==> flow/design.v <==
`default_nettype none
`timescale 1ns / 10ps
module alu(
    input [3:0] aluControl,
    input [31:0] aluIn1,
    input [31:0] aluIn2,
    output logic [31:0] aluRes,
    output wire isZero
);
  always_comb begin
    case (aluControl)
      4'b0000: aluRes = aluIn1 + aluIn2;
      4'b0001: aluRes = aluIn1 - aluIn2;
      4'b0011: aluRes = (aluIn1 | aluIn2);
      4'b0010: aluRes = (aluIn1 & aluIn2);
      4'b0110: aluRes = (aluIn1 ^ aluIn2);
      4'b0101: aluRes = {31'b0, {(($signed(aluIn1) < $signed(aluIn2)))}};
      4'b0111: aluRes = {31'b0, {(aluIn1 < aluIn2)}};
      4'b1000: aluRes = aluIn1 << aluIn2[4:0];
      4'b1001: aluRes = aluIn1 >> aluIn2[4:0];
      4'b1010: aluRes = $signed(aluIn1) >>> aluIn2[4:0];
      default: aluRes = 32'b0;
    endcase
  end
  assign isZero = (aluRes == 32'b0);
endmodule
`default_nettype none
`timescale 1ns / 10ps
module immgen (
    input [31:0] instr,
    output logic [31:0] imm
);
wire [31:0] Uimm = {instr[31], instr[30:12], {12{1'b0}}};
wire [31:0] Iimm = {{21{instr[31]}}, instr[30:20]};
wire [31:0] Simm = {{21{instr[31]}}, instr[30:25], instr[11:7]};
wire [31:0] Bimm = {{20{instr[31]}}, instr[7], instr[30:25], instr[11:8], 1'b0};
wire [31:0] Jimm = {{12{instr[31]}}, instr[19:12], instr[20], instr[30:21], 1'b0};
wire isALUimm = (instr[6:0] == 7'b0010011);   
wire isBranch = (instr[6:0] == 7'b1100011);   
wire isJALR = (instr[6:0] == 7'b1100111);   
wire isJAL = (instr[6:0] == 7'b1101111);   
wire isAUIPC = (instr[6:0] == 7'b0010111);   
wire isLUI = (instr[6:0] == 7'b0110111);   
wire isLoad = (instr[6:0] == 7'b0000011);   
wire isStore = (instr[6:0] == 7'b0100011);   
wire isUtype = isAUIPC || isLUI;
wire isItype = isALUimm || isJALR || isLoad;
wire isStype = isStore;
wire isBtype = isBranch;
wire isJtype = isJAL;
always_comb begin
    if (isUtype) imm = Uimm;
    else if (isItype) imm = Iimm;
    else if (isStype) imm = Simm;
    else if (isBtype) imm = Bimm;
    else if (isJtype) imm = Jimm;
    else imm = 32'b0;
end
endmodule
`default_nettype none
`timescale 1ns / 10ps
module regfile (
    input clk,
    input write_en,
    input [4:0] A1,
    input [4:0] A2,
    input [4:0] A3,
    input [31:0] WD,
    output wire [31:0] RD1,
    output wire [31:0] RD2
);
reg [31:0] RegisterFile [32];
assign RD1 = (A1 != 0) ? RegisterFile[A1] : 0;
assign RD2 = (A2 != 0) ? RegisterFile[A2] : 0;
always @(posedge clk) begin
    if((write_en) && (A3 != 32'b0)) begin
        RegisterFile[A3] <= WD;
    end
end
endmodule
`default_nettype none
`timescale 1ns / 10ps
module controller (
    input clk,
    input rst,
    input [6:0] opcode,
    input [2:0] funct3,
    input funct7_5,
    input aluIsZero,
    output logic PCWrite,
    output logic AdrSrc,
    output logic MemWrite,
    output logic IRWrite,
    output logic [1:0] ResultSrc,
    output logic [3:0] aluControl,
    output logic [1:0] ALUSrcB,
    output logic [1:0] ALUSrcA,
    output logic RegWrite
);
localparam FETCH = 5'd0, DECODE = 5'd1, MEMADR = 5'd2, MEMREAD = 5'd3, MEMWB = 5'd4,
MEMWRITE = 5'd5, EXECUTER = 5'd6, ALUWB = 5'd7, EXECUTEI = 5'd8, JAL = 5'd9,
JALR = 5'd10, LUI = 5'd11, AUIPC = 5'd12,
BEQ = 5'd13, BNE = 5'd14, BLT = 5'd15, BGE = 5'd16, BLTU = 5'd17, BGEU = 5'd18;
reg [4:0] state;
reg [4:0] next_state;
logic PCUpdate;
logic Branch;
logic BranchSel;
logic BranchCondition;
assign BranchCondition = BranchSel ? (!aluIsZero) : aluIsZero;
assign PCWrite = ((BranchCondition & Branch) || PCUpdate);
always @(posedge clk) begin
    if (rst)
        state <= FETCH;
    else
        state <= next_state;
end
always_comb begin
    case(state)
      FETCH:
        next_state = DECODE;
      DECODE: begin
        case(opcode)
          7'b0000011, 7'b0100011, 7'b1100111: next_state = MEMADR;
          7'b0110011: next_state = EXECUTER;
          7'b0010011: next_state = EXECUTEI;
          7'b1101111: next_state = JAL;
          7'b0110111: next_state = LUI;
          7'b0010111: next_state = AUIPC;
          7'b1100011: begin
            case(funct3)
              3'b000: next_state = BEQ;
              3'b001: next_state = BNE;
              3'b100: next_state = BLT;
              3'b101: next_state = BGE;
              3'b110: next_state = BLTU;
              3'b111: next_state = BGEU;
              default: next_state = DECODE;
            endcase
          end
          default: next_state = DECODE;
        endcase
      end
      MEMADR: begin
        case(opcode)
          7'b0000011: next_state = MEMREAD;
          7'b0100011: next_state = MEMWRITE;
          7'b1100111: next_state = JALR;
          default: next_state = MEMADR;
        endcase
      end
      EXECUTER, EXECUTEI, AUIPC, JAL, JALR: next_state = ALUWB;
      MEMREAD: next_state = MEMWB;
      MEMWRITE, MEMWB, ALUWB, LUI: next_state = FETCH;
      BEQ, BNE, BLT, BGE, BLTU, BGEU: next_state = FETCH;
      default: next_state = state;
    endcase
end
logic [1:0] ALUOp;
always_comb begin
    AdrSrc = 1'b0;
    ALUSrcA = 2'b00;
    ALUSrcB = 2'b00;
    ALUOp = 2'b00;
    ResultSrc = 2'b10;
    IRWrite = 1'b0;
    RegWrite = 1'b0;
    MemWrite = 1'b0;
    PCUpdate = 1'b0;
    Branch = 1'b0;
    BranchSel = 1'b0;
    case(state)
      FETCH: begin
        ALUSrcB = 2'b10;
        IRWrite = 1'b1;
        PCUpdate = 1'b1;
      end
      DECODE: begin
        ALUSrcA = 2'b01;
        ALUSrcB = 2'b01;
      end
      EXECUTER: begin
        ALUSrcA = 2'b10;
        ALUSrcB = 2'b00;
        ALUOp = 2'b10;
      end
      EXECUTEI: begin
        ALUSrcA = 2'b10;
        ALUSrcB = 2'b01;
        ALUOp = 2'b10;
      end
      LUI: begin
        ALUSrcA = 2'b11;
        ALUSrcB = 2'b01;
        ResultSrc = 2'b10;
        RegWrite = 1'b1;
      end
      AUIPC: begin
        ALUSrcA = 2'b01;
        ALUSrcB = 2'b01;
      end
      JAL: begin
        ALUSrcA = 2'b01;
        ALUSrcB = 2'b10;
        ResultSrc = 2'b00;
        PCUpdate = 1'b1;
      end
      ALUWB: begin
        ResultSrc = 2'b00;
        RegWrite = 1'b1;
        ALUSrcB = 2'b10;
      end
      JALR: begin
        ResultSrc = 2'b00;
        ALUSrcA = 2'b01;
        ALUSrcB = 2'b10;
        PCUpdate = 1'b1;
      end
      MEMADR: begin
        ALUSrcA = 2'b10;
        ALUSrcB = 2'b01;
      end
      MEMREAD: begin
        ALUSrcA = 2'b10;
        ALUSrcB = 2'b01;
        ResultSrc = 2'b00;
        AdrSrc = 1'b1;
      end
      MEMWRITE: begin
        ALUSrcA = 2'b10;
        ALUSrcB = 2'b01;
        ResultSrc = 2'b00;
        AdrSrc = 1'b1;
        MemWrite = 1'b1;
      end
      MEMWB: begin
        ALUSrcA = 2'b10;
        ALUSrcB = 2'b01;
        ResultSrc = 2'b01;
        RegWrite = 1'b1;
      end
      BEQ, BNE, BLT, BGE, BLTU, BGEU: begin
        ALUSrcA = 2'b10;
        ALUSrcB = 2'b00;
        ALUOp = 2'b01;
        ResultSrc = 2'b00;
        Branch = 1'b1;
        BranchSel = (state == BNE) || (state == BLT) || (state == BLTU);
      end
      default: ;
    endcase
end
always_comb begin
    case(ALUOp)
      2'b00: aluControl = 4'b0000;
      2'b01: begin
        case(funct3)
          3'b000, 3'b001: aluControl = 4'b0001;  
          3'b100, 3'b101: aluControl = 4'b0101;  
          3'b110, 3'b111: aluControl = 4'b0111;  
          default: aluControl = 4'b0000;
        endcase
      end
      2'b10: begin
        case(funct3)
          3'b000: begin
            if({opcode[5], funct7_5} == 2'b11) begin
              aluControl = 4'b0001;
            end else begin
              aluControl = 4'b0000;
            end
          end
          3'b101: begin
            if(funct7_5 == 1'b1) begin
              aluControl = 4'b1010;
            end else begin
              aluControl = 4'b1001;
            end
          end
          3'b001: aluControl = 4'b1000;
          3'b010: aluControl = 4'b0101;
          3'b011: aluControl = 4'b0111;
          3'b100: aluControl = 4'b0110;
          3'b110: aluControl = 4'b0011;
          3'b111: aluControl = 4'b0010;
          default: aluControl = 4'b0000;
        endcase
      end
      default: aluControl = 4'b0000;
    endcase
end
endmodule
`default_nettype none
`timescale 1ns / 10ps
module rv32i_mc (
    input clk,
    input rst,
    output wire [31:0] mem_addr,
    output wire [3:0] mem_wstrb,
    output wire [31:0] mem_wdata,
    input [31:0] mem_rdata
);
reg [31:0] pc;
always @(posedge clk) begin
  if(rst) begin
    pc <= 32'h1000;
  end else if(PCWrite) begin
    pc <= res;
  end
end
wire [31:0] Adr;
wire [31:0] instr;
wire [31:0] data;
reg decode;
reg [31:0] ir;
always @(posedge clk) begin
  decode <= IRWrite;
  if(decode) begin
    ir <= mem_rdata;
  end
end
assign instr = decode ? mem_rdata : ir;
wire [2:0] funct3 = instr[14:12];
wire [1:0] ld_off = aluOut[1:0];
wire [15:0] ld_half = ld_off[1] ? mem_rdata[31:16] : mem_rdata[15:0];
logic [7:0] ld_byte;
always_comb begin
  case (ld_off)
    2'b00: ld_byte = mem_rdata[7:0];
    2'b01: ld_byte = mem_rdata[15:8];
    2'b10: ld_byte = mem_rdata[23:16];
    default: ld_byte = mem_rdata[31:24];
  endcase
end
assign data = funct3[1] ? mem_rdata :
              funct3[0] ? {{16{ld_half[15] & ~funct3[2]}}, ld_half} :
                          {{24{ld_byte[7] & ~funct3[2]}}, ld_byte};
wire [1:0] st_off = Adr[1:0];
logic [3:0] st_strb;
always_comb begin
  if (funct3[1]) st_strb = 4'b1111;
  else if (funct3[0]) st_strb = st_off[1] ? 4'b1100 : 4'b0011;
  else st_strb = 4'b0001 << st_off;
end
assign mem_wstrb = MemWrite ? st_strb : 4'b0000;
assign mem_wdata = funct3[1] ? B :
                   funct3[0] ? {2{B[15:0]}} :
                               {4{B[7:0]}};
assign mem_addr = Adr;
assign Adr = AdrSrc ? res : pc;
reg [31:0] oldpc;
always @(posedge clk) begin
  if(IRWrite) begin
    oldpc <= pc;
  end
end
wire [31:0] imm;
immgen immgen (
  .instr(instr),
  .imm(imm)
);
wire [4:0] A1 = instr[19:15];
wire [4:0] A2 = instr[24:20];
wire [4:0] A3 = instr[11:7];
wire [31:0] RD1;
wire [31:0] RD2;
regfile regfile (
  .clk(clk),
  .write_en(RegWrite),
  .A1(A1),
  .A2(A2),
  .A3(A3),
  .WD(res),
  .RD1(RD1),
  .RD2(RD2)
);
reg [31:0] A;
reg [31:0] B;
always @(posedge clk) begin
  A <= RD1;
  B <= RD2;
end
logic [31:0] aluIn1;
logic [31:0] aluIn2;
wire [31:0] aluRes;
wire isZero;
always_comb begin
  case (ALUSrcA)
    2'b00: aluIn1 = pc;
    2'b01: aluIn1 = oldpc;
    2'b10: aluIn1 = A;
    default: aluIn1 = 0;
  endcase
  case (ALUSrcB)
    2'b00: aluIn2 = B;
    2'b01: aluIn2 = imm;
    2'b10: aluIn2 = 32'd4;
    2'b11: aluIn2 = aluOut;
    default: aluIn2 = 0;
  endcase
end
alu alu (
  .aluControl(aluControl),
  .aluIn1(aluIn1),
  .aluIn2(aluIn2),
  .aluRes(aluRes),
  .isZero(isZero)
);
reg [31:0] aluOut;
always @(posedge clk) begin
  aluOut <= aluRes;
end
logic [31:0] res;
always_comb begin
  case (ResultSrc)
    2'b00: res = aluOut;
    2'b01: res = data;
    2'b10: res = aluRes;
    default: res = 0;
  endcase
end
wire PCWrite;
wire AdrSrc;
wire MemWrite;
wire IRWrite;
wire [1:0] ResultSrc;
wire [3:0] aluControl;
wire [1:0] ALUSrcB;
wire [1:0] ALUSrcA;
wire RegWrite;
controller controller (
  .clk(clk),
  .rst(rst),
  .opcode(instr[6:0]),
  .funct3(instr[14:12]),
  .funct7_5(instr[30]),
  .aluIsZero(isZero),
  .PCWrite(PCWrite),
  .AdrSrc(AdrSrc),
  .MemWrite(MemWrite),
  .IRWrite(IRWrite),
  .ResultSrc(ResultSrc),
  .aluControl(aluControl),
  .ALUSrcB(ALUSrcB),
  .ALUSrcA(ALUSrcA),
  .RegWrite(RegWrite)
);
endmodule
[Step by step through the tools: rv32i_mc]
Tool output for the design above, in the order of the flow.
Lines are those of the file above, counted from 1.
Operators: Yosys type, input widths -> output width; for muxes data width and select width s.
A cell with -- has no value.
Set-up
  top: rv32i_mc
  clock input: clk
  library: sky130hd
  timing corner: tt_025C_1v80

[After elaboration]
Counts by Yosys on the flattened word-level netlist (proc, flatten, opt, wreduce; memories kept). Print and check cells are left out.
Memory sizes are those after Yosys's memory passes, which may raise the word count (mostly to a power of two), join words into wider ones and drop unused or constant bits.
Word-level totals
  flip-flop bits (word level): 134
  bits in writable memories: 1024
  word width x clocked read ports: 64
  memories kept: 1
  input port bits: 34
  output and inout port bits: 68
  elaborated cells: 160
Cells by class
  add/subtract/negate cells: 2
  $lt $le $gt $ge: 2
  eq/ne operators: 55
  shifts and indexed selects: 4
  muxes and demuxes: 45
  bitwise operators: 7
  reduce/logical cells: 38
Memories
  regfile.RegisterFile: depth 32, bits a word 32, read ports 2, wr ports 1, line 72  | reg [31:0] RegisterFile [32];
Operators with widths (count)
  $mux 32: 12
  $pmux 32 s10: 1
  $pmux 32 s3: 2
  $pmux 32 s4: 1
  $lt 32x32->1: 2
  $pmux 5 s6: 2
  $eq 5x4->1 const B: 8
  $pmux 5 s7: 1
  $add 32x32->32: 1
  $sub 32x32->32: 1
  $and 32x32->32: 1
  $or 32x32->32: 1
  $xor 32x32->32: 1
  $shl 32x5->32: 1
  $shr 32x5->32: 1
  $sshr 32x5->32: 1
  $logic_not 32->1: 1
  $pmux 4 s8: 1
  $pmux 8 s3: 1
  $eq 7x6->1 const B: 3
  $eq 7x7->1 const B: 3
  $eq 5x3->1 const B: 4
  $mux 16: 1
  $mux 4: 4
  $eq 5x5->1 const B: 3
  $reduce_bool 5->1: 3
  $eq 2x2->1 const B: 7
  $eq 7x5->1 const B: 2
Not listed: further kinds 39, cells in them 83.

[Depth]
Longest topological path by Yosys (ltp), each cell counted once; first at word level (registers and memories cut), then after technology mapping (sequential cells cut; the memories' decode and read muxes count).
Depth
  depth in word-level cells: 16
  ABC_AREA: 1
  depth in mapped cells: 48
  mapped depth without buffers: 45

[Mapped cells and area]
Source: synth_stat.txt of the flow (Yosys; design flattened, memories mapped). It holds for the ABC_AREA given above (unset counts as 0); a run with the other value may have another netlist.
Cell types
  sky130_fd_sc_hd__edfxtp_1: count 1056, area in all 3.17E+04 sq um
  sky130_fd_sc_hd__nand2_1: count 1483, area in all 5.57E+03 sq um
  sky130_fd_sc_hd__o21ai_0: count 921, area in all 4.61E+03 sq um
  sky130_fd_sc_hd__nand3_1: count 913, area in all 4.57E+03 sq um
  sky130_fd_sc_hd__dfxtp_1: count 180, area in all 3.6E+03 sq um
  sky130_fd_sc_hd__inv_1: count 757, area in all 2.84E+03 sq um
  sky130_fd_sc_hd__o211ai_1: count 359, area in all 2.7E+03 sq um
  sky130_fd_sc_hd__nor2_1: count 703, area in all 2.64E+03 sq um
  sky130_fd_sc_hd__a21oi_1: count 512, area in all 2.56E+03 sq um
  sky130_fd_sc_hd__clkbuf_1: count 444, area in all 1.67E+03 sq um
  sky130_fd_sc_hd__ha_1: count 99, area in all 1.24E+03 sq um
  sky130_fd_sc_hd__o221ai_1: count 96, area in all 840.806 sq um
  sky130_fd_sc_hd__o22ai_1: count 117, area in all 731.952 sq um
  sky130_fd_sc_hd__a31oi_1: count 67, area in all 419.152 sq um
  sky130_fd_sc_hd__buf_2: count 63, area in all 315.302 sq um
  sky130_fd_sc_hd__a22oi_1: count 38, area in all 285.274 sq um
  sky130_fd_sc_hd__a221oi_1: count 29, area in all 253.994 sq um
  sky130_fd_sc_hd__nand4_1: count 39, area in all 243.984 sq um
Not listed: further types 45, cells in them 366.
Mapped netlist
  cells in the netlist: 8242
  chip area (Yosys): 69148.8 sq um
  area of sequential cells: 35313.9 sq um
  mapped flip-flops: 1236
  buffers: 592

[Worst setup path after synthesis]
Path of least setup slack by OpenSTA after synthesis, without wires, with an ideal clock, recovery checks aside; 20% of the period is set as input and as output delay. Where synthesis merged equal registers, the netlist keeps one of their names.
Path post-synthesis
  kind: in2out
  from: input port mem_rdata[20]
  to: output port mem_addr[25]
  period: 12.0 ns
  external output delay: 2.400 ns
  time at the first pin: 2.400 ns
  arrival: 7.515 ns
  setup slack: 2.085 ns
  path delay: 5.115 ns
  stages: 26
  synthesis period reached: 9.915 ns
"path delay" is the arrival time less input delay plus setup time.
At an output port there is no setup time.
"stages" counts driving pins, that of a launching flip-flop among them; a cell with two outputs on the path counts twice.
"synthesis period reached" is the clock period less the worst setup slack; recovery checks do not enter. This is arithmetic on one report: input and output delays are still those of the set period (20% each).
The rows between start and end are the longest chain of elaborated cells between them; the timing report does not say that the signal goes this way. Where chains are equally long, one stands for them.
A line is the first line of the expression or statement that the cell stems from. Yosys adds cells for indexed reads and writes and turns some case tables into memories.
Between the ends, post-synthesis
  cell sequence: sky130_fd_sc_hd__or2_2 -> sky130_fd_sc_hd__o21ai_1 -> sky130_fd_sc_hd__clkbuf_1 -> sky130_fd_sc_hd__clkbuf_1 -> sky130_fd_sc_hd__o21ai_0 -> sky130_fd_sc_hd__o21ai_0 -> sky130_fd_sc_hd__nor2_1 -> sky130_fd_sc_hd__o211ai_1 -> sky130_fd_sc_hd__a31oi_1 -> sky130_fd_sc_hd__ha_1 -> sky130_fd_sc_hd__clkbuf_1 -> sky130_fd_sc_hd__nand2_1 -> sky130_fd_sc_hd__nor4_1 -> sky130_fd_sc_hd__nand3_1 -> sky130_fd_sc_hd__nand3_1 -> sky130_fd_sc_hd__inv_1 -> sky130_fd_sc_hd__o21ai_0 -> sky130_fd_sc_hd__nand2_1 -> sky130_fd_sc_hd__o211ai_1 -> sky130_fd_sc_hd__nor2_1 -> sky130_fd_sc_hd__nor2_1 -> sky130_fd_sc_hd__o21bai_1 -> sky130_fd_sc_hd__nor2_1 -> sky130_fd_sc_hd__o21ai_0 -> sky130_fd_sc_hd__nand2_1 -> sky130_fd_sc_hd__o21ai_0
  length of the longest elaborated chain: 11
Ends and longest elaborated chain, post-synthesis
  from (decl): line 301  | input [31:0] mem_rdata
  $mux 32: line 322  | assign instr = decode ? mem_rdata : ir;
  $mux 32: line 56  | else if (isJtype) imm = Jimm;
  $mux 32: line 55  | else if (isBtype) imm = Bimm;
  $mux 32: line 54  | else if (isStype) imm = Simm;
  $mux 32: line 53  | else if (isItype) imm = Iimm;
  $mux 32: line 52  | if (isUtype) imm = Uimm;
  $pmux 32 s4: line 394  | case (ALUSrcB)
  $sub 32x32->32: line 13  | 4'b0001: aluRes = aluIn1 - aluIn2;
  $pmux 32 s10: line 11  | case (aluControl)
  $pmux 32 s3: line 415  | case (ResultSrc)
  $mux 32: line 350  | assign Adr = AdrSrc ? res : pc;
  to (decl): line 298  | output wire [31:0] mem_addr,
Some nets on the timed path still bear RTL names; the line given drives or declares the net.
Named nets, post-synthesis (line)
  regfile.WD[25]: 415

[Path in the finished layout]
From the final timing report of stored run 1: the path of least setup slack in the routed layout; clock arrival at registers is part of the times.
Path post-layout
  kind: in2out
  from: input port mem_rdata[1]
  to: output port mem_addr[21]
  period: 11.3 ns
  external output delay: 2.26 ns
  time at the first pin: 2.26 ns
  arrival: 9.22 ns
  setup slack: -0.18 ns
  stages: 36
The rows between start and end are the longest chain of elaborated cells between them; the timing report does not say that the signal goes this way. Where chains are equally long, one stands for them.
Between the ends, post-layout
  cell sequence: sky130_fd_sc_hd__clkdlybuf4s50_1 -> sky130_fd_sc_hd__nand2_1 -> sky130_fd_sc_hd__nand2_1 -> sky130_fd_sc_hd__nand2_2 -> sky130_fd_sc_hd__nor2_4 -> sky130_fd_sc_hd__inv_2 -> sky130_fd_sc_hd__nor2_4 -> sky130_fd_sc_hd__inv_2 -> sky130_fd_sc_hd__o22ai_4 -> sky130_fd_sc_hd__nand2_1 -> sky130_fd_sc_hd__nand3_4 -> sky130_fd_sc_hd__inv_1 -> sky130_fd_sc_hd__buf_4 -> sky130_fd_sc_hd__buf_6 -> sky130_fd_sc_hd__ha_4 -> sky130_fd_sc_hd__nor2_1 -> sky130_fd_sc_hd__a21boi_0 -> sky130_fd_sc_hd__o21ai_1 -> sky130_fd_sc_hd__nand2_1 -> sky130_fd_sc_hd__nand3_1 -> sky130_fd_sc_hd__inv_1 -> sky130_fd_sc_hd__o21ai_2 -> sky130_fd_sc_hd__xor2_1 -> sky130_fd_sc_hd__nor2_1 -> sky130_fd_sc_hd__nor3_4 -> sky130_fd_sc_hd__nand2_1 -> sky130_fd_sc_hd__inv_1 -> sky130_fd_sc_hd__nand2_1 -> sky130_fd_sc_hd__nor2_2 -> sky130_fd_sc_hd__inv_1 -> sky130_fd_sc_hd__a22oi_1 -> sky130_fd_sc_hd__o21ai_4 -> sky130_fd_sc_hd__buf_16 -> sky130_fd_sc_hd__nand2_1 -> sky130_fd_sc_hd__o21ai_1 -> sky130_fd_sc_hd__clkdlybuf4s50_1
  length of the longest elaborated chain: 12
Ends and longest elaborated chain, post-layout
  from (decl): line 301  | input [31:0] mem_rdata
  $mux 32: line 322  | assign instr = decode ? mem_rdata : ir;
  $eq 7x7->1: line 41  | wire isJAL = (instr[6:0] == 7'b1101111);
  $mux 32: line 56  | else if (isJtype) imm = Jimm;
  $mux 32: line 55  | else if (isBtype) imm = Bimm;
  $mux 32: line 54  | else if (isStype) imm = Simm;
  $mux 32: line 53  | else if (isItype) imm = Iimm;
  $mux 32: line 52  | if (isUtype) imm = Uimm;
  $pmux 32 s4: line 394  | case (ALUSrcB)
  $sub 32x32->32: line 13  | 4'b0001: aluRes = aluIn1 - aluIn2;
  $pmux 32 s10: line 11  | case (aluControl)
  $pmux 32 s3: line 415  | case (ResultSrc)
  $mux 32: line 350  | assign Adr = AdrSrc ? res : pc;
  to (decl): line 298  | output wire [31:0] mem_addr,
Some nets on the timed path still bear RTL names; the line given drives or declares the net.
Named nets, post-layout (line)
  controller.opcode[1]: 322
  alu.aluRes[21]: 11
  regfile.WD[21]: 415

Appendix: measured runs

Measured results for rv32i_mc: 4 stored runs of the Yosys and OpenROAD flow on sky130hd. The settings differ; the order carries no meaning. The constraints put input and output delay at 20% of the set period each and load the outputs with 0.01 pF.
"achieved clock period (ns)" is the run's clock period less its worst setup slack. It is reckoned from that one timing run; input and output delays stay at 20% of the period that was set.
By "worst setup path time (ns)" is meant the share of the clock period that the worst setup path is allowed (20% is reserved at inputs, 20% at outputs), minus its slack. Clock arrival times at its registers enter into it.
By "finish__power__total" is meant OpenSTA's value without simulated activity: inputs other than the clock are taken to toggle once in ten clock periods, and the tool carries that through the logic.

Flow files of stored run 1
==> flow/run.sh <==
#!/bin/bash
# the make line also repeats the synthesis and layout settings of config.mk as NAME=value (left out here)
make -C /OpenROAD-flow-scripts/flow DESIGN_CONFIG=/design/flow/config.mk WORK_HOME=/design/flow/orfs CLKGATE_MAP_FILE= finish
==> flow/config.mk <==
export PLATFORM = sky130hd
export DESIGN_NAME = rv32i_mc
export DESIGN_NICKNAME = rv32i_mc
export VERILOG_FILES = /design/flow/design.v
export SDC_FILE = /design/flow/constraint.sdc
export NUM_CORES = 4
export LEC_CHECK = 0
export ABC_AREA = 1
export CAP_MARGIN = 25
export CELL_PAD_IN_SITES_GLOBAL_PLACEMENT = 3
export CORE_MARGIN = 7
export CORE_UTILIZATION = 27
export CTS_CLUSTER_DIAMETER = 71
export GPL_ROUTABILITY_DRIVEN = 0
export GPL_TIMING_DRIVEN = 0
export MAX_ROUTING_LAYER = met5
export PLACE_DENSITY_LB_ADDON = 0.16
export SETUP_SLACK_MARGIN = -0.09
export SLEW_MARGIN = 30
export TNS_END_PERCENT = 55
==> flow/constraint.sdc <==
create_clock -name core_clock -period 11.3 [get_ports {clk}]
set_input_delay 2.2600 -clock core_clock [delete_from_list [all_inputs] [get_ports {clk}]]
set_output_delay 2.2600 -clock core_clock [all_outputs]
set_load 0.01 [all_outputs]

report of stored run 1
yosys chip area after synthesis (um^2): 69148.8
finish__design__die__area: 270473.0
finish__design__instance__area__stdcell: 85329.3
finish__design__instance__utilization: 0.3354
finish__timing__setup__ws: -0.183
finish__timing__setup__tns: -0.345
finish__timing__hold__ws: 0.427
finish__power__total: 1.871e-02
achieved clock period (ns): 11.483
worst setup path time (ns): 6.96
worst setup path kind: in2out

Flow files of stored run 2
==> flow/run.sh <==
#!/bin/bash
# the make line also repeats the synthesis and layout settings of config.mk as NAME=value (left out here)
make -C /OpenROAD-flow-scripts/flow DESIGN_CONFIG=/design/flow/config.mk WORK_HOME=/design/flow/orfs CLKGATE_MAP_FILE= finish
==> flow/config.mk <==
export PLATFORM = sky130hd
export DESIGN_NAME = rv32i_mc
export DESIGN_NICKNAME = rv32i_mc
export VERILOG_FILES = /design/flow/design.v
export SDC_FILE = /design/flow/constraint.sdc
export NUM_CORES = 4
export LEC_CHECK = 0
export ABC_AREA = 1
export CAP_MARGIN = 0
export CELL_PAD_IN_SITES_GLOBAL_PLACEMENT = 3
export CORE_MARGIN = 6
export CORE_UTILIZATION = 53
export CTS_CLUSTER_DIAMETER = 245
export CTS_CLUSTER_SIZE = 32
export HOLD_SLACK_MARGIN = -0.07
export MAX_ROUTING_LAYER = met4
export PLACE_DENSITY_LB_ADDON = 0.09
export SETUP_SLACK_MARGIN = -0.14
export SLEW_MARGIN = 20
export TNS_END_PERCENT = 65
==> flow/constraint.sdc <==
create_clock -name core_clock -period 8.64 [get_ports {clk}]
set_input_delay 1.7280 -clock core_clock [delete_from_list [all_inputs] [get_ports {clk}]]
set_output_delay 1.7280 -clock core_clock [all_outputs]
set_load 0.01 [all_outputs]

report of stored run 2: did not finish, place, FLW-0024

Flow files of stored run 3
==> flow/run.sh <==
#!/bin/bash
# the make line also repeats the synthesis and layout settings of config.mk as NAME=value (left out here)
make -C /OpenROAD-flow-scripts/flow DESIGN_CONFIG=/design/flow/config.mk WORK_HOME=/design/flow/orfs CLKGATE_MAP_FILE= finish
==> flow/config.mk <==
export PLATFORM = sky130hd
export DESIGN_NAME = rv32i_mc
export DESIGN_NICKNAME = rv32i_mc
export VERILOG_FILES = /design/flow/design.v
export SDC_FILE = /design/flow/constraint.sdc
export NUM_CORES = 4
export LEC_CHECK = 0
export CAP_MARGIN = 20
export CORE_MARGIN = 2
export CORE_UTILIZATION = 40
export SLEW_MARGIN = 20
==> flow/constraint.sdc <==
create_clock -name core_clock -period 11.8 [get_ports {clk}]
set_input_delay 2.3600 -clock core_clock [delete_from_list [all_inputs] [get_ports {clk}]]
set_output_delay 2.3600 -clock core_clock [all_outputs]
set_load 0.01 [all_outputs]

report of stored run 3
yosys chip area after synthesis (um^2): 68708.4
finish__design__die__area: 175100.0
finish__design__instance__area__stdcell: 78763.0
finish__design__instance__utilization: 0.4602
finish__timing__setup__ws: 0.275
finish__timing__setup__tns: 0.000
finish__timing__hold__ws: 0.494
finish__power__total: 1.513e-02
achieved clock period (ns): 11.525
worst setup path time (ns): 6.81
worst setup path kind: in2out

Flow files of stored run 4
==> flow/run.sh <==
#!/bin/bash
# the make line also repeats the synthesis and layout settings of config.mk as NAME=value (left out here)
make -C /OpenROAD-flow-scripts/flow DESIGN_CONFIG=/design/flow/config.mk WORK_HOME=/design/flow/orfs CLKGATE_MAP_FILE= finish
==> flow/config.mk <==
export PLATFORM = sky130hd
export DESIGN_NAME = rv32i_mc
export DESIGN_NICKNAME = rv32i_mc
export VERILOG_FILES = /design/flow/design.v
export SDC_FILE = /design/flow/constraint.sdc
export NUM_CORES = 4
export LEC_CHECK = 0
export CAP_MARGIN = 25
export CELL_PAD_IN_SITES_GLOBAL_PLACEMENT = 3
export CORE_MARGIN = 2
export CORE_UTILIZATION = 27
export GPL_ROUTABILITY_DRIVEN = 0
export GPL_TIMING_DRIVEN = 0
export PLACE_DENSITY_LB_ADDON = 0.07
export SETUP_SLACK_MARGIN = -0.09
export SLEW_MARGIN = 20
==> flow/constraint.sdc <==
create_clock -name core_clock -period 11.3 [get_ports {clk}]
set_input_delay 2.2600 -clock core_clock [delete_from_list [all_inputs] [get_ports {clk}]]
set_output_delay 2.2600 -clock core_clock [all_outputs]
set_load 0.01 [all_outputs]

report of stored run 4
yosys chip area after synthesis (um^2): 68708.4
finish__design__die__area: 258526.0
finish__design__instance__area__stdcell: 85370.6
finish__design__instance__utilization: 0.3368
finish__timing__setup__ws: -0.244
finish__timing__setup__tns: -1.259
finish__timing__hold__ws: 0.525
finish__power__total: 1.872e-02
achieved clock period (ns): 11.544
worst setup path time (ns): 7.02
worst setup path kind: in2out
